==> flow/design.v <==
module hbridgecontroller(
input PCLK, 				 
input PRESERN, 				 
input PSEL, 				 
input PENABLE, 				 
output wire PREADY, 		 
output wire PSLVERR,		 
input PWRITE,				 
input [31:0] PADDR,			 
input wire [31:0] PWDATA,	 
output reg [31:0] PRDATA,	 
output reg motor1_pwm,
output reg motor2_pwm,
output reg [1:0] motor1_ctrl,
output reg [1:0] motor2_ctrl
); 
assign PSLVERR = 0;
assign PREADY = 1;
wire write_enable = (PENABLE && PWRITE && PSEL);
wire read_enable = (!PWRITE && PSEL); 
wire M1CTRL_WRITE = write_enable && (PADDR[15:0] == 16'h0000);
wire M1CTRL_READ = read_enable && (PADDR[15:0] == 16'h0000);
wire M2CTRL_WRITE = write_enable && (PADDR[15:0] == 16'h0004);
wire M2CTRL_READ = read_enable && (PADDR[15:0] == 16'h0004);
wire M1SPEED_WRITE = write_enable && (PADDR[15:0] == 16'h0008);
wire M1SPEED_READ = read_enable && (PADDR[15:0] == 16'h0008);
wire M2SPEED_WRITE = write_enable && (PADDR[15:0] == 16'h000c);
wire M2SPEED_READ = read_enable && (PADDR[15:0] == 16'h000c);
reg [31:0] counter;
parameter PWM_PERIOD = 200000;   
reg [31:0] M1_duty, M2_duty;
reg [31:0] M1_duty_v, M2_duty_v;
always @(posedge PCLK)
begin
    if (!PRESERN) counter = 0;
    else if (counter >= PWM_PERIOD) counter = 0;
    else counter = counter + 1;
    if (counter < M1_duty && M1_duty > (PWM_PERIOD >> 4)) motor1_pwm <= 1;
    else motor1_pwm <= 0;
    if (counter < M2_duty && M2_duty > (PWM_PERIOD >> 4)) motor2_pwm <= 1;
    else motor2_pwm <= 0;
end
always @(posedge PCLK)
begin
    M1_duty_v = M1_duty;
    M2_duty_v = M2_duty;
	if(!PRESERN)
	begin
        M1_duty_v = 0;
        M2_duty_v = 0;
        motor1_ctrl = 2'b10;
        motor2_ctrl = 2'b10;
    end
    if (M1CTRL_WRITE)
    begin
        if (PWDATA != 0) motor1_ctrl = 2'b01;
        else motor1_ctrl = 2'b10;
    end
    else if (M1CTRL_READ)
    begin
        if (motor1_ctrl == 2'b10) PRDATA = 1;
        else PRDATA = 0;
    end
    if (M2CTRL_WRITE)
    begin
        if (PWDATA != 0) motor2_ctrl = 2'b01;
        else motor2_ctrl = 2'b10;
    end
    else if (M2CTRL_READ)
    begin
        if (motor2_ctrl == 2'b10) PRDATA = 1;
        else PRDATA = 0;
    end
    else if (M1SPEED_WRITE) 
    begin
        M1_duty_v = (PWM_PERIOD * PWDATA[15:0]) >> 8;
        if (M1_duty_v > PWM_PERIOD) M1_duty_v = PWM_PERIOD;
    end
    else if (M1SPEED_READ) PRDATA = ( M1_duty_v / PWM_PERIOD );
    else if (M2SPEED_WRITE) 
    begin
        M2_duty_v = (PWM_PERIOD * PWDATA[15:0]) >> 8;
        if (M2_duty_v > PWM_PERIOD) M2_duty_v = PWM_PERIOD;
    end
    else if (M2SPEED_READ) PRDATA = ( M2_duty_v / PWM_PERIOD );
    M1_duty <= M1_duty_v;
    M2_duty <= M2_duty_v;
end
endmodule
; Tool chain data of hbridgecontroller
; Tool output for the design above, in the order of the flow.
; Line numbers count from 1 in the design file above.
; Cell names lack the library's common part.
; A cell with n/a has no value.
[setup]
top_module = hbridgecontroller
clock_port = PCLK
cell_library = sky130hd
pvt_corner = tt_025C_1v80

; After elaboration
; Yosys after proc, flatten, opt, wreduce and memory -nomap, before mapping. Enables and synchronous resets that opt folds into registers are not counted as muxes. Memory bits, and registers merged into a memory's read port (data or address), are not among the register bits. Print and check cells are not counted. Equal cells are merged and count once.
[op_classes]
n_eq = 5
mux = 30
n_cmp = 6
n_div = 2
reduce_and_logical = 16
mul = 1
add_sub_neg = 1
[op_table]
columns = operator, count
row1 = 32-bit by 18-bit divider with 32-bit output (second input constant), 2
row2 = 32-bit two-way mux, 20
row3 = 12-bit by 16-bit multiplier with 26-bit output (first input constant), 1
row4 = 32-bit by 14-bit > comparator with 1-bit output (second input constant), 2
row5 = 32-bit less-than comparator, 2
row6 = 16-bit by 4-bit equality test with 1-bit output (second input constant), 2
row7 = 32-bit by 1-bit adder with 32-bit output (second input constant), 1
row8 = 32-bit by 18-bit greater-or-equal comparator with 1-bit output (second input constant), 1
row9 = 32-bit nonzero test, 1
row10 = 24-bit by 18-bit > comparator with 1-bit output (second input constant), 1
row11 = 24-bit two-way mux, 1
row12 = 16-bit by 3-bit equality test with 1-bit output (second input constant), 1
row13 = 16-bit zero test, 1
row14 = 1-bit logical AND, 13
row15 = 2-bit two-way mux, 5
row16 = 2-bit equality test (second input constant), 2
row17 = 1-bit two-way mux, 4
row18 = 1-bit zero test, 1
[bits]
out_inout_bits = 40
reg_bits = 134
word_cells = 69
in_bits = 69

; Longest topological paths
; Depth = most cells in a row (Yosys ltp): at word level without a register or memory, in the mapped netlist without a sequential cell, where the memories' decode and read muxes count.
[logic_depth]
word_depth = 11
ABC_AREA = 0
depth_mapped = 60
mapped_depth_nobuf = 48

; Mapped cells and area
; Source: synth_stat.txt of the flow (Yosys; design flattened, memories mapped). It holds for the ABC_AREA given above (unset counts as 0); a run with the other value may have another netlist.
[types]
columns = cell_type, count, type_area_um2
row1 = dfxtp_1, 134, 2.68E+03
row2 = ha_1, 165, 2064.48
row3 = fa_1, 44, 880.845
row4 = inv_1, 187, 701.923
row5 = o21ai_0, 139, 695.667
row6 = nand2_1, 177, 664.387
row7 = nor2_1, 176, 660.634
row8 = a21oi_1, 127, 635.61
row9 = xnor2_1, 70, 613.088
row10 = nand3_1, 118, 590.566
row11 = and3_1, 53, 331.568
row12 = nor3_1, 56, 280.269
row13 = mux2i_1, 27, 270.259
row14 = and2_1, 41, 256.496
row15 = xor2_1, 29, 253.994
row16 = nor4_1, 38, 237.728
row17 = o211ai_1, 31, 232.723
row18 = a21o_1, 29, 217.709
; Not listed: further types 114, cells in them 630.
[mapped]
seqArea_mm2 = 0.0026826
mapped_cells = 2271
ffs = 134
mapped_area_mm2 = 0.0173629
n_buf = 83

; Timing after synthesis
; OpenSTA on the mapped netlist: ideal clock, no wires. The path of least setup slack (recovery checks aside). Input and output delay are each 20% of the period. Register names are those of the netlist, which keeps one name where synthesis merged equal registers.
[synth_path]
path_kind = input -> register
startpoint = in PADDR[3]
endpoint = reg PRDATA[0]
arrival_ps = 18971
setup_ps = 124
input_delay_ps = 6000
path_stages = 53
setup_slack_ps = 10905
clock_period_ps = 30000
n_path_buf = 6
path_delay_ps = 13095
required_ps = 29876
launch_ps = 6000
synth_period_reached_ps = 19095
; "path_delay_ps" is the arrival time less input delay plus setup time.
; "path_stages": output pins that drive a net of the path, with the launching flip-flop's if there is one; two outputs of one cell count as two.
; "synth_period_reached_ps" is the clock period less the worst setup slack; recovery checks do not enter. This is arithmetic on one report: input and output delays are still those of the set period (20% each).
; Between the ends stands the longest chain of elaborated cells between them, by number of cells; it is not shown to be the way that was timed. Of several equally long chains one is given.
; Each line given opens the expression or statement behind the cell; cells for indexed reads and writes are added by Yosys, which also makes memories of some case tables.
; At most two assigning lines are given for a register; there are more.
[synth_between]
cell_sequence = buf_4 inv_2 or3_1 buf_2 buf_2 o21ai_1 a21oi_1 o22ai_1 nand3_2 a31oi_4 mux2_4 a2111oi_1 a311o_1 nand3_1 nor4_4 nor2_1 a211o_2 nor4_4 (+17 left out) mux2_4 a211oi_2 o311ai_1 xnor2_1 nor2_1 or4_4 mux2_1 a221o_1 buf_2 a31oi_1 o31ai_2 maj3_2 xnor2_2 a311o_2 a21boi_1 o311ai_1 nor4b_2 a21oi_1
elab_chain_len = 10
cone_cells = 20
cone_classes = eq/ne: 3; mux: 8; reduce/logical: 9
[synth_lines]
columns = item, line
row1 = from (decl), 9  ; input [31:0] PADDR,
row2 = 16-bit zero test, 22  ; wire M1CTRL_READ = read_enable && (PADDR[15:0] == 16'h0000);
row3 = 1-bit logical AND, 22
row4 = 32-bit two-way mux, 59  ; else if (M1CTRL_READ)
row5 = 32-bit two-way mux, 54  ; if (M1CTRL_WRITE)
row6 = 32-bit two-way mux, 85  ; else if (M2SPEED_READ) PRDATA = ( M2_duty_v / PWM_PERIOD );
row7 = 32-bit two-way mux, 80  ; else if (M2SPEED_WRITE)
row8 = 32-bit two-way mux, 79  ; else if (M1SPEED_READ) PRDATA = ( M1_duty_v / PWM_PERIOD );
row9 = 32-bit two-way mux, 74  ; else if (M1SPEED_WRITE)
row10 = 32-bit two-way mux, 69  ; else if (M2CTRL_READ)
row11 = 32-bit two-way mux, 64  ; if (M2CTRL_WRITE)
row12 = to (assign), 79
row13 = to (assign), 85
row14 = to (decl), 11  ; output reg [31:0] PRDATA,

; Timing after layout
; Path of least setup slack in the final report of flow run 1 (OpenROAD, finished layout, wires in). Where an end is a register, its clock arrival counts in the times.
; The path's times are printed in steps of 10 ps; the period is the one set.
[layout_path]
path_kind = input -> register
startpoint = in PADDR[1]
endpoint = reg PRDATA[0]
arrival_ps = 22870
setup_ps = 120
setup_slack_ps = 1950
launch_ps = 4900
required_ps = 24810
input_delay_ps = 4900
n_path_buf = 1
clock_period_ps = 24500
path_stages = 49
; At most two assigning lines are given for a register; there are more.
[layout_between]
cell_sequence = clkdlybuf4s50_1 nor4b_1 nand4_1 nor2_4 mux2i_1 a211oi_2 and3_1 a311oi_1 o21ai_1 nor2_1 a311o_1 a2111oi_2 o221ai_1 mux2i_1 a211o_2 nor4_4 o21ai_1 mux2i_4 (+13 left out) o21ai_2 mux2_4 a211oi_2 o311ai_1 xnor2_1 o2111ai_1 maj3_1 a21boi_1 xnor2_1 and2_2 a21boi_2 nor2_1 o311a_4 a311o_2 a21boi_1 o311ai_1 nor4b_2 a21oi_1
cone_cells = 20
cone_classes = eq/ne: 3; mux: 8; reduce/logical: 9
[layout_lines]
columns = item, line
row1 = from (decl), 9  ; input [31:0] PADDR,
row2 = to (assign), 79  ; else if (M1SPEED_READ) PRDATA = ( M1_duty_v / PWM_PERIOD );
row3 = to (assign), 85  ; else if (M2SPEED_READ) PRDATA = ( M2_duty_v / PWM_PERIOD );
row4 = to (decl), 11  ; output reg [31:0] PRDATA,
; No chain of elaborated cells between the ends is given.

; Below are 3 stored runs of the flow (Yosys, OpenROAD; platform sky130hd) on hbridgecontroller, each with its settings and what was measured, unordered. Constraints: input delay and output delay 20% of the set period each, output load 0.01 pF.
; "timing.achieved_period_ps" = clock period - worst setup slack. The figure is calculated, with input and output delays left at 20% of the set period.
; "worstPathTime_ps" means the part of the period allowed to the worst setup path (the constraints hold back 20% at inputs and 20% at outputs) less its slack; where the path has registers, the arrival times of their clocks count too.
; "power_uw": no workload was simulated; the value follows from the tool's default switching activity.
; "worstPathTime_ps" is known to 10 ps.

[flow run 1: settings]
period_ns = 24.5
CAP_MARGIN = 20
CORE_MARGIN = 2
CORE_UTILIZATION = 40
SLEW_MARGIN = 20
[flow run 1: results]
timing.achieved_period_ps = 22555
worstPathTime_ps = 17650
critical_path_kind = input -> register
fin_hold_ws_ps = 435
setup_ws_ps = 1945
finalCellArea_mm2 = 0.0194599
yosys_chip_area_mm2 = 0.0173629
power_uw = 785.2
die_area_mm2 = 0.0450904
timing.setup.tns_ps = 0
final_util_pct = 45.3

[flow run 2: settings]
CELL_PAD_IN_SITES_DETAIL_PLACEMENT = 1
CELL_PAD_IN_SITES_GLOBAL_PLACEMENT = 2
CORE_UTILIZATION = 59
CTS_CLUSTER_DIAMETER = 126
GPL_ROUTABILITY_DRIVEN = 0
PLACE_DENSITY_LB_ADDON = 0.19
TNS_END_PERCENT = 50
period_ns = 27.9
CAP_MARGIN = 20
CORE_MARGIN = 2
SLEW_MARGIN = 20
[flow run 2: results]
outcome = no results, placement failed with FLW-0024

[flow run 3: settings]
CAP_MARGIN = 15
CELL_PAD_IN_SITES_DETAIL_PLACEMENT = 2
CELL_PAD_IN_SITES_GLOBAL_PLACEMENT = 2
CORE_ASPECT_RATIO = 0.61
CORE_MARGIN = 5
CORE_UTILIZATION = 72
CTS_CLUSTER_DIAMETER = 279
MAX_ROUTING_LAYER = met4
PLACE_DENSITY_LB_ADDON = 0.02
SETUP_SLACK_MARGIN = 5.0
period_ns = 31.3
SLEW_MARGIN = 20
[flow run 3: results]
outcome = no results, placement failed with FLW-0024
